==> flow/design.v <==
module alu #(
    parameter INST_W = 4,
    parameter INT_W  = 6,
    parameter FRAC_W = 10,
    parameter DATA_W = INT_W + FRAC_W
)(
    input                      i_clk,
    input                      i_rst_n,
    input                      i_in_valid,
    output                     o_busy,
    input         [INST_W-1:0] i_inst,
    input  signed [DATA_W-1:0] i_data_a,
    input  signed [DATA_W-1:0] i_data_b,
    output                     o_out_valid,
    output        [DATA_W-1:0] o_data
);
localparam IDLE = 3'b000;
localparam INPUT = 3'b001;
localparam COMPUTE = 3'b010;
localparam TEMP = 3'b011; 
localparam OUTPUT = 3'b100;
reg o_busy_in ;
reg out_valid_in;
reg signed [DATA_W-1:0] i_A, i_B, nxt_i_A, nxt_i_B;
reg [INST_W-1:0] inst, nxt_inst;
reg signed [DATA_W-1:0] out1, nxt_out1;
reg [2:0] state, nxt_state;
reg       busy, nxt_busy;
reg       valid, nxt_valid;
reg signed [DATA_W:0] add, sub;
reg signed [2*DATA_W-1 :0] mul, nxt_mul;
reg signed [22:0] mul_part, sat_mul;
reg signed [22:0] round_mul;
reg signed  [2*DATA_W - 1:0] left, part_left;
reg [DATA_W - 1:0] revermatch; 
reg signed [DATA_W+3:0] data_acc [0:DATA_W-1], nxt_data_acc [0:DATA_W-1];
reg signed [20:0] temp_data_acc;
wire [3:0] index ;
reg flag ;
reg signed [15:0] mul_temp;
reg signed [45:0] soft_mul;
reg signed [15:0] soft_test;
reg signed [15:0] soft_neg; 
reg [15:0] val16;
reg [7:0] val8;
reg [3:0] val4;
reg [4:0] result;
assign o_data = out1;
assign index  = i_A[3:0];  
assign o_busy = o_busy_in;
assign o_out_valid = out_valid_in;
always @(*) begin
    if (state == COMPUTE) begin
        flag = 1'b1;
    end
    else flag = 1'b0;
end
always @(*) begin
    case (state)
        IDLE:begin
            nxt_state = INPUT;
        end 
        INPUT:begin
            if (i_in_valid) begin
                nxt_state = COMPUTE;
            end
            else nxt_state = state;
        end
        COMPUTE:begin
            nxt_state = TEMP;
        end
        TEMP:begin
            nxt_state = OUTPUT;
        end
        OUTPUT:begin
            nxt_state = IDLE;
        end
        default: nxt_state = state;
    endcase
end
always @(*) begin
    case (state)
        INPUT:begin
        if (i_in_valid) begin
            nxt_i_A = i_data_a;
            nxt_i_B = i_data_b;
            nxt_inst = i_inst;
        end
        else begin
            nxt_i_A = i_A;
            nxt_i_B = i_B;
            nxt_inst = inst;
        end
        end 
        default: begin
            nxt_i_A = i_A;
            nxt_i_B = i_B;
            nxt_inst = inst;
        end
    endcase
end
always @(*) begin
    if (state == OUTPUT) begin
        out_valid_in = 1'b1;  
    end
    else out_valid_in = 1'b0;  
end
always @(*) begin
    if (state == INPUT) begin
        o_busy_in = 1'b0;
    end
    else o_busy_in = 1'b1;
end
integer i;
always @(*) begin
    for(i=0;i<DATA_W;i=i+1)begin
    nxt_data_acc[i] = data_acc[i];
    end
    add = 0; sub = 0; mul = 0; mul_part = 0; round_mul = 0; sat_mul = 0;
    temp_data_acc = 0; soft_mul = 0; soft_test = 0; soft_neg = 0;
    left = 0; part_left = 0; result = 0; val16 = 0; val8 = 0; val4 = 0;
    case (inst)
        0: begin
            add = i_A + i_B;
            nxt_out1 = (!add[DATA_W] && add[DATA_W - 1]) ? 16'b0111_1111_1111_1111 :
                      (add[DATA_W] && !add[DATA_W - 1]) ? 16'b1000_0000_0000_0000 : add[DATA_W-1:0];
        end
        1:begin
            sub = i_A - i_B;
            nxt_out1 = (!sub[DATA_W] && sub[DATA_W - 1]) ?  16'b0111_1111_1111_1111 : 
                      (sub[DATA_W] && !sub[DATA_W - 1]) ?  16'b1000_0000_0000_0000 : sub[DATA_W-1:0];
        end
        2:begin
            mul = i_A*i_B;  
            mul_part = mul[2*DATA_W-1:9]; 
            if(mul_part[0] == 1'b1)begin
                round_mul = mul_part + 1'b1;
            end
            else begin
                round_mul = mul_part ;
            end
            sat_mul = (!round_mul[22] && (round_mul[21:11]> 11'b000_0001_1111)) ? 23'b011_1111_1111_1111_1111_1111 :  
                      (round_mul[22]  && (round_mul[21:11]< 11'b111_1110_0000)) ? 23'b100_0000_0000_0000_0000_0000 : round_mul;
            if ((sat_mul == 23'b011_1111_1111_1111_1111_1111) || (sat_mul == 23'b100_0000_0000_0000_0000_0000)) begin
                nxt_out1 = sat_mul[22:7];
            end
            else nxt_out1 = sat_mul[16:1];
        end
        3:begin
            if (flag == 1'b1) begin
            temp_data_acc = data_acc[index] + i_B;
            nxt_data_acc[index] = temp_data_acc[19:0]; 
            end
            else nxt_data_acc[index] = data_acc[index];
            nxt_out1 = (!data_acc[index][DATA_W+3] && (data_acc[index][19:10]>10'b00_0001_1111))? 16'b0111_1111_1111_1111 :
                       (data_acc[index][DATA_W+3]  && (data_acc[index][19:10]<10'b11_1110_0000)) ? 16'b1000_0000_0000_0000 : data_acc[index][DATA_W-1:0];
        end
        4:begin  
            if(!i_A[DATA_W-1] &&  i_A[14:10]>=5'b00010) soft_mul = {6'b0,i_A,24'b0};  
            else if (!i_A[DATA_W-1] && i_A[15:10]>=5'b0) begin   
                    soft_mul = ((i_A<<<1'b1) + 16'b0000_1000_0000_0000)*(30'b000000_01010101010101_0101_010101);
            end
            else if (i_A[15:10] == 6'b111111) begin    
                soft_test = i_A + 16'b0000_1000_0000_0000;
                soft_mul = (soft_test)*(30'b000000_01010101010101_0101_010101);
            end
            else if (i_A[15:10] == 6'b111110) begin
                soft_neg = (i_A<<<1'b1) + 16'b0001_0100_0000_0000;
                soft_mul = soft_neg*(30'b000000_000111000111000111_000111);
            end
            else if (i_A[15:10] == 6'b111101) begin
                soft_neg = (i_A + 16'b0000_1100_0000_0000);
                soft_mul = soft_neg*(30'b000000_000111000111000111_000111);
            end
            else soft_mul = 46'b0;
            nxt_out1 = ((soft_mul != 46'b01_1111_1111_1111_1111_1111_1111_1111_1111_1111_1111_1111) || (soft_mul != 46'b10_0000_0000_0000_0000_0000_0000_0000_0000_0000_0000_0000)) && (soft_mul[23] == 1'b1)?
                      soft_mul[DATA_W+23:24] + 1'b1:
                      ((soft_mul != 46'b01_1111_1111_1111_1111_1111_1111_1111_1111_1111_1111_1111) || (soft_mul != 46'b10_0000_0000_0000_0000_0000_0000_0000_0000_0000_0000_0000)) && (soft_mul[23] == 1'b0)?
                      soft_mul[DATA_W+23:24]:soft_mul[39:24];
        end
        5:begin   
            nxt_out1 = i_A ^ i_B;
        end
        6:begin   
            nxt_out1 = i_A >>> i_B;
        end
        7:begin   
            left = {i_A,i_A};
            part_left = left << i_B;
            nxt_out1 = part_left[2*DATA_W-1:DATA_W];
        end
        8:begin   
            result[4] = (i_A[15:0] == 16'b0) ? 1 : 0;
            val16     = (result[4]) ? 16'b1111_1111_1111_1111 : i_A;
            result[3] = (val16[15:8] == 8'b0) ? 1 : 0;
            val8      = (result[3]) ? val16[7:0] : val16[15:8];
            result[2] = (val8[7:4] == 4'b0) ? 1 : 0;
            val4      = (result[2]) ? val8[3:0] : val8[7:4];
            result[1] = (val4[3:2] == 2'b0) ? 1 : 0;
            result[0] = (result[1]) ? ~val4[1] : ~val4[3];
            nxt_out1 = {11'b0,result};
        end
        9:begin   
            nxt_out1[0] = (i_A[3:0] == i_B[15:12])  ? 1'b1 : 1'b0;
            nxt_out1[1] = (i_A[4:1] == i_B[14:11])  ? 1'b1 : 1'b0;
            nxt_out1[2] = (i_A[5:2] == i_B[13:10])  ? 1'b1 : 1'b0;
            nxt_out1[3] = (i_A[6:3] == i_B[12:9])   ? 1'b1 : 1'b0;
            nxt_out1[4] = (i_A[7:4] == i_B[11:8])   ? 1'b1 : 1'b0;
            nxt_out1[5] = (i_A[8:5] == i_B[10:7])   ? 1'b1 : 1'b0;
            nxt_out1[6] = (i_A[9:6] == i_B[9:6])    ? 1'b1 : 1'b0;
            nxt_out1[7] = (i_A[10:7] == i_B[8:5])   ? 1'b1 : 1'b0;
            nxt_out1[8] = (i_A[11:8] == i_B[7:4])   ? 1'b1 : 1'b0;
            nxt_out1[9] = (i_A[12:9] == i_B[6:3])   ? 1'b1 : 1'b0;
            nxt_out1[10] = (i_A[13:10] == i_B[5:2]) ? 1'b1 : 1'b0;
            nxt_out1[11] = (i_A[14:11] == i_B[4:1]) ? 1'b1 : 1'b0;
            nxt_out1[12] = (i_A[15:12] == i_B[3:0]) ? 1'b1 : 1'b0;
            nxt_out1[15:13] = 3'b000;
            end
        default: begin 
            nxt_out1 = out1;
        end
    endcase
end
    always @(posedge i_clk or negedge i_rst_n) begin
        if (!i_rst_n) begin
            out1 <= 0;
            i_A <= 0;
            i_B <= 0;
            state <= 0;
            inst <= 0;
            for ( i=0 ;i<DATA_W ;i=i+1) begin
                data_acc[i] <= 0;
            end
        end
        else begin
            out1 <= nxt_out1;
            i_A <= nxt_i_A;
            i_B <= nxt_i_B;
            state <= nxt_state;
            inst <= nxt_inst;
            for ( i=0 ;i<DATA_W ;i=i+1) begin
                data_acc[i] <= nxt_data_acc[i];
            end
        end
    end
endmodule
# Tool chain data of alu
# What the tools print for alu, step after step.
# Lines are those of the file above, counted from 1.
design:
  top_module: "alu"
  clock_port: "i_clk"
  cell_library: "sky130hd"
  pvt_corner: "tt_025C_1v80"

# After elaboration
# Source: Yosys, flattened and elaborated. Widths are those after wreduce. Registers that Yosys merges into a memory's read port (data or address) are not register bits. Print and check cells do not count. Equal cells are merged and count once.
word_totals:
  reg_bits: 375
  input_bits: 39
  output_inout_bits: 18
  word_cells: 288
op_classes:
  addsub: 9
  mul: 5
  cmp: 6
  equal: 49
  shifts: 2
  mux: 111
  bitwise: 19
  reduce_and_logical: 65
op_table:
  columns: ["op", "count"]
  rows:
  - ["16-bit by 21-bit multiplier with 37-bit output (second input constant)", 2]
  - ["20-bit 2-to-1 mux", 51]
  - ["18-bit by 23-bit multiplier with 41-bit output (second input constant)", 1]
  - ["16-bit by 23-bit multiplier with 39-bit output (second input constant)", 1]
  - ["16-bit by 16-bit multiplier with 32-bit output", 1]
  - ["20-bit case mux with 16-bit select", 1]
  - ["20-bit case mux with 15-bit select", 1]
  - ["15-bit OR reduction", 16]
  - ["46-bit 2-to-1 mux", 5]
  - ["16-bit 2-to-1 mux", 9]
  - ["1-bit case mux with 10-bit select", 13]
  - ["23-bit 2-to-1 mux", 4]
  - ["4-bit == test", 13]
  - ["46-bit by 45-bit != test with 1-bit output (second input constant)", 1]
  - ["46-bit != test (second input constant)", 1]
  - ["4-bit == test (second input constant)", 10]
  - ["37-bit 2-to-1 mux", 1]
  - ["2-bit AND reduction", 18]
  - ["16-bit by 12-bit adder with 16-bit output (second input constant)", 2]
  - ["32-bit by 16-bit left shift with 32-bit output", 1]
  - ["4-bit by 3-bit == test with 1-bit output (second input constant)", 8]
  - ["3-bit case mux with 9-bit select", 1]
  - ["23-bit by 1-bit adder with 23-bit output (second input constant)", 1]
  - ["23-bit by 22-bit == test with 1-bit output (second input constant)", 1]
  - ["23-bit == test (second input constant)", 1]
  - ["1-bit 2-to-1 mux", 21]
  - ["20-bit by 16-bit adder with 20-bit output", 1]
  - ["1-bit NOT", 18]
# Not listed: further kinds 36, cells in them 62.

# Logic depth
# Yosys ltp: most cells in a row. Word level: on the elaborated netlist, between registers, memories and ports. Mapped: between sequential cells and ports; inverters and the memories' decode and read muxes count.
logic_depth:
  depth_word: 13
  abc_area: 0
  mapped_depth: 35
  mapped_depth_nobuf: 31

# Synthesis result
# The flow's flattened synthesis, as Yosys stat reports it; memories are mapped. The netlist is that of the ABC_AREA named above (0 if unset); the other value can give another one.
# Totals and module areas in this step are rounded.
synth_totals:
  stdcells: 5388
  mapped_area_um2: 47890
  seqArea_um2: 9435
  flip_flops: 377
  buffers: 252
by_type:
  columns: ["type", "count", "area_total_um2"]
  rows:
  - ["sky130_fd_sc_hd__fa_1", 524, 1.05E+04]
  - ["sky130_fd_sc_hd__dfrtp_1", 376, 9.41E+03]
  - ["sky130_fd_sc_hd__ha_1", 633, 7.92E+03]
  - ["sky130_fd_sc_hd__inv_1", 756, 2.84E+03]
  - ["sky130_fd_sc_hd__o21ai_0", 453, 2.27E+03]
  - ["sky130_fd_sc_hd__nand2_1", 557, 2.09E+03]
  - ["sky130_fd_sc_hd__nor2_1", 350, 1313.76]
  - ["sky130_fd_sc_hd__a21oi_1", 248, 1241.19]
  - ["sky130_fd_sc_hd__xnor2_1", 109, 954.666]
  - ["sky130_fd_sc_hd__clkbuf_1", 217, 814.531]
  - ["sky130_fd_sc_hd__a22oi_1", 88, 660.634]
  - ["sky130_fd_sc_hd__mux2i_1", 54, 540.518]
  - ["sky130_fd_sc_hd__a21o_1", 50, 375.36]
  - ["sky130_fd_sc_hd__nor3_1", 75, 375.36]
  - ["sky130_fd_sc_hd__nand4_1", 55, 344.08]
  - ["sky130_fd_sc_hd__o211ai_1", 45, 337.824]
  - ["sky130_fd_sc_hd__nand3_1", 67, 335.322]
  - ["sky130_fd_sc_hd__xor2_1", 37, 324.061]
# Not listed: further types 81, cells in them 694.

# Timing after synthesis
# Path of least setup slack by OpenSTA after synthesis, without wires, with an ideal clock, recovery checks aside; 20% of the period is set as input and as output delay. Where synthesis merged equal registers, the netlist keeps one of their names.
synth_timing:
  path_type: "reg2reg"
  startpoint: "register i_A[15]"
  endpoint: "register out1[2]"
  clock_period_ns: 10.0
  setup_time_ns: 0.132
  launch_ns: 0.000
  arrival_ns: 8.421
  required_time_ns: 9.868
  setup_slack_ns: 1.448
  path_delay_ns: 8.553
  driving_pins: 30
  n_path_buf: 5
  period_less_setup_slack_ns: 8.552
# "path_delay_ns" is the arrival time less input delay plus setup time.
# "driving_pins" counts driving pins, that of a launching flip-flop among them; a cell with two outputs on the path counts twice.
# "period_less_setup_slack_ns" = period - worst setup slack (recovery checks aside). The figure is calculated, with input and output delays left at 20% of the set period.
# The rows between start and end are the longest chain of elaborated cells between them; the timing report does not say that the signal goes this way. Where chains are equally long, one stands for them.
# Each line given opens the expression or statement behind the cell; cells for indexed reads and writes are added by Yosys, which also makes memories of some case tables.
synth_via:
  path_cell_list: "sky130_fd_sc_hd__dfrtp_1 > sky130_fd_sc_hd__clkbuf_1 > sky130_fd_sc_hd__clkbuf_1 > sky130_fd_sc_hd__buf_1 > sky130_fd_sc_hd__buf_1 > sky130_fd_sc_hd__nand2_1 > sky130_fd_sc_hd__fa_1 > sky130_fd_sc_hd__fa_1 > sky130_fd_sc_hd__inv_1 > sky130_fd_sc_hd__fa_1 > sky130_fd_sc_hd__fa_1 > sky130_fd_sc_hd__fa_1 > sky130_fd_sc_hd__inv_1 > sky130_fd_sc_hd__fa_1 > sky130_fd_sc_hd__inv_1 > sky130_fd_sc_hd__ha_1 > sky130_fd_sc_hd__clkbuf_1 > sky130_fd_sc_hd__nand3_1 > sky130_fd_sc_hd__nand2b_1 > sky130_fd_sc_hd__a21oi_1 > sky130_fd_sc_hd__or4b_1 > sky130_fd_sc_hd__o211ai_1 > sky130_fd_sc_hd__nor4_1 > sky130_fd_sc_hd__nand4_1 > sky130_fd_sc_hd__o21a_1 > sky130_fd_sc_hd__or4_4 > sky130_fd_sc_hd__a32oi_2 > sky130_fd_sc_hd__nor2b_4 > sky130_fd_sc_hd__a221oi_2 > sky130_fd_sc_hd__o31ai_1"
  elab_chain_cells: 13
  cells_between: 65
  cone_classes: "7 x add/sub; 4 x mul; 3 x compare; 7 x eq/ne; 2 x shift; 22 x mux; 20 x reduce/logical"
synth_rtl:
  columns: ["item", "line", "text"]
  rows:
  - ["from (decl)", 24, "reg signed [DATA_W-1:0] i_A, i_B, nxt_i_A, nxt_i_B;"]
  - ["from (assign)", 227, "i_A <= 0;"]
  - ["from (assign)", 237, "i_A <= nxt_i_A;"]
  - ["16-bit by 12-bit adder with 16-bit output", 172, "soft_neg = (i_A + 16'b0000_1100_0000_0000);"]
  - ["16-bit by 21-bit multiplier with 37-bit output", 173, "soft_mul = soft_neg*(30'b000000_000111000111000111_000111);"]
  - ["37-bit 2-to-1 mux", 171, "else if (i_A[15:10] == 6'b111101) begin"]
  - ["46-bit 2-to-1 mux", 167, "else if (i_A[15:10] == 6'b111110) begin"]
  - ["46-bit 2-to-1 mux", 163, "else if (i_A[15:10] == 6'b111111) begin"]
  - ["46-bit 2-to-1 mux", 160, "else if (!i_A[DATA_W-1] && i_A[15:10]>=5'b0) begin"]
  - ["46-bit 2-to-1 mux", 159, "if(!i_A[DATA_W-1] &&  i_A[14:10]>=5'b00010) soft_mul = {6'b0,i_A,24'b0};"]
  - ["46-bit 2-to-1 mux", 122, "case (inst)"]
  - ["46-bit by 45-bit != test with 1-bit output", 176, "nxt_out1 = ((soft_mul != 46'b01_1111_1111_1111_1111_1111_1111_1111_1111_1111_1111_1111) || (soft_mul != 46'b10 ..."]
  - ["1-bit logical OR", 176, null]
  - ["1-bit logical AND", 176, null]
  - ["16-bit 2-to-1 mux", 176, null]
  - ["1-bit case mux with 10-bit select", 122, null]
  - ["to (assign)", 226, "out1 <= 0;"]
  - ["to (assign)", 236, "out1 <= nxt_out1;"]
  - ["to (decl)", 26, "reg signed [DATA_W-1:0] out1, nxt_out1;"]

# Path in the finished layout
# Path of least setup slack in the final report of run 1 (OpenROAD, finished layout, wires in). Where an end is a register, its clock arrival counts in the times.
layout_timing:
  path_type: "reg2reg"
  startpoint: "register i_B[9]"
  endpoint: "register out1[13]"
  clock_period_ns: 11.3
  setup_time_ns: 0.12
  launch_ns: 0.60
  arrival_ns: 9.17
  required_time_ns: 11.77
  setup_slack_ns: 2.61
  driving_pins: 27
  n_path_buf: 0
# The rows between start and end are the longest chain of elaborated cells between them; the timing report does not say that the signal goes this way. Where chains are equally long, one stands for them.
layout_via:
  path_cell_list: "sky130_fd_sc_hd__dfrtp_2 > sky130_fd_sc_hd__ha_1 > sky130_fd_sc_hd__inv_1 > sky130_fd_sc_hd__fa_1 > sky130_fd_sc_hd__inv_1 > sky130_fd_sc_hd__fa_1 > sky130_fd_sc_hd__inv_1 > sky130_fd_sc_hd__fa_1 > sky130_fd_sc_hd__inv_1 > sky130_fd_sc_hd__fa_1 > sky130_fd_sc_hd__fa_1 > sky130_fd_sc_hd__fa_1 > sky130_fd_sc_hd__ha_2 > sky130_fd_sc_hd__and2_1 > sky130_fd_sc_hd__and3_1 > sky130_fd_sc_hd__nand2_1 > sky130_fd_sc_hd__or3_1 > sky130_fd_sc_hd__a2111o_1 > sky130_fd_sc_hd__o211ai_1 > sky130_fd_sc_hd__and3_4 > sky130_fd_sc_hd__nand4_1 > sky130_fd_sc_hd__o21a_1 > sky130_fd_sc_hd__or4_4 > sky130_fd_sc_hd__nand3_1 > sky130_fd_sc_hd__nand2_1 > sky130_fd_sc_hd__a221oi_2 > sky130_fd_sc_hd__a21oi_1"
  elab_chain_cells: 12
  cells_between: 32
  cone_lines: 15
  cone_classes: "3 x add/sub; 1 x mul; 2 x compare; 2 x eq/ne; 2 x shift; 10 x mux; 12 x reduce/logical"
layout_rtl:
  columns: ["item", "line", "text"]
  rows:
  - ["from (decl)", 24, "reg signed [DATA_W-1:0] i_A, i_B, nxt_i_A, nxt_i_B;"]
  - ["from (assign)", 228, "i_B <= 0;"]
  - ["from (assign)", 238, "i_B <= nxt_i_B;"]
  - ["16-bit by 16-bit multiplier with 32-bit output", 134, "mul = i_A*i_B;"]
  - ["23-bit by 1-bit adder with 23-bit output", 137, "round_mul = mul_part + 1'b1;"]
  - ["23-bit 2-to-1 mux", 136, "if(mul_part[0] == 1'b1)begin"]
  - ["23-bit 2-to-1 mux", 122, "case (inst)"]
  - ["11-bit < comparator", 143, "(round_mul[22]  && (round_mul[21:11]< 11'b111_1110_0000)) ? 23'b100_0000_0000_0000_0000_0000 : round_mul;"]
  - ["1-bit logical AND", 143, null]
  - ["23-bit 2-to-1 mux", 143, null]
  - ["23-bit 2-to-1 mux", 142, "sat_mul = (!round_mul[22] && (round_mul[21:11]> 11'b000_0001_1111)) ? 23'b011_1111_1111_1111_1111_1111 :"]
  - ["23-bit by 22-bit == test with 1-bit output", 144, "if ((sat_mul == 23'b011_1111_1111_1111_1111_1111) || (sat_mul == 23'b100_0000_0000_0000_0000_0000)) begin"]
  - ["1-bit logical OR", 144, null]
  - ["16-bit 2-to-1 mux", 144, null]
  - ["3-bit case mux with 9-bit select", 122, null]
  - ["to (assign)", 226, "out1 <= 0;"]
  - ["to (assign)", 236, "out1 <= nxt_out1;"]
  - ["to (decl)", 26, "reg signed [DATA_W-1:0] out1, nxt_out1;"]

# Design alu on sky130hd. What follows are 3 stored runs of the flow, each under its own settings; their order means nothing. The constraints put input and output delay at 20% of the set period each and load the outputs with 0.01 pF.
# "clock_period_reached_ns" is the run's clock period less its worst setup slack. It is reckoned from that one timing run; input and output delays stay at 20% of the period that was set.
# "worst_path_time_ns" is the time allowed to the run's worst setup path (the clock period less input and output delay, where it has them) less its slack. Clock arrival times count: a late capture clock shortens it, a late launch clock lengthens it.
# The measured numbers are rounded.
runs:
  - name: "run 1"
    settings:
      ABC_AREA: 0
      CAP_MARGIN: 30
      CORE_ASPECT_RATIO: 0.71
      CORE_MARGIN: 9
      CORE_UTILIZATION: 43
      HOLD_SLACK_MARGIN: 0.29
      MAX_ROUTING_LAYER: "met4"
      PLACE_DENSITY_LB_ADDON: 0.19
      SETUP_SLACK_MARGIN: 2.48
      TNS_END_PERCENT: 50
      period_ns: 11.3
      SLEW_MARGIN: 20
    results:
      fin_hold_ws_ns: 0.347
      finish.utilization_pct: 47.9
      stdcell_area_um2: 52520
      worst_setup_slack_ns: 2.610
      clock_period_reached_ns: 8.690
      yosys_chip_area_um2: 47890
      timing.setup.tns_ns: 0.000
      design.die.area_um2: 123900
      worst_path_time_ns: 8.69
      critical_path_type: "reg2reg"
  - name: "run 2"
    settings:
      CELL_PAD_IN_SITES_DETAIL_PLACEMENT: 2
      CELL_PAD_IN_SITES_GLOBAL_PLACEMENT: 3
      CORE_MARGIN: 5
      CORE_UTILIZATION: 24
      GPL_ROUTABILITY_DRIVEN: 1
      GPL_TIMING_DRIVEN: 0
      MIN_ROUTING_LAYER: "met1"
      PLACE_DENSITY_LB_ADDON: 0.14
      SETUP_SLACK_MARGIN: 1.39
      TNS_END_PERCENT: 45
      period_ns: 7.38
      CAP_MARGIN: 20
      SLEW_MARGIN: 20
    results:
      fin_hold_ws_ns: 0.374
      finish.utilization_pct: 30.6
      stdcell_area_um2: 60990
      worst_setup_slack_ns: -1.132
      clock_period_reached_ns: 8.512
      yosys_chip_area_um2: 47890
      timing.setup.tns_ns: -16.02
      design.die.area_um2: 208600
      worst_path_time_ns: 8.51
      critical_path_type: "reg2reg"
  - name: "run 3"
    settings:
      ABC_AREA: 1
      CAP_MARGIN: 40
      CELL_PAD_IN_SITES_GLOBAL_PLACEMENT: 3
      CORE_ASPECT_RATIO: 0.56
      CORE_MARGIN: 10
      CTS_CLUSTER_DIAMETER: 118
      CTS_CLUSTER_SIZE: 79
      GPL_ROUTABILITY_DRIVEN: 0
      HOLD_SLACK_MARGIN: 0.13
      MAX_ROUTING_LAYER: "met4"
      MIN_ROUTING_LAYER: "met1"
      PLACE_DENSITY_LB_ADDON: 0.11
      SLEW_MARGIN: 25
      period_ns: 10.0
      CORE_UTILIZATION: 40
    results:
      fin_hold_ws_ns: 0.390
      finish.utilization_pct: 43.2
      stdcell_area_um2: 57840
      worst_setup_slack_ns: 1.073
      clock_period_reached_ns: 8.927
      yosys_chip_area_um2: 54240
      timing.setup.tns_ns: 0.000
      design.die.area_um2: 151400
      worst_path_time_ns: 8.93
      critical_path_type: "reg2reg"
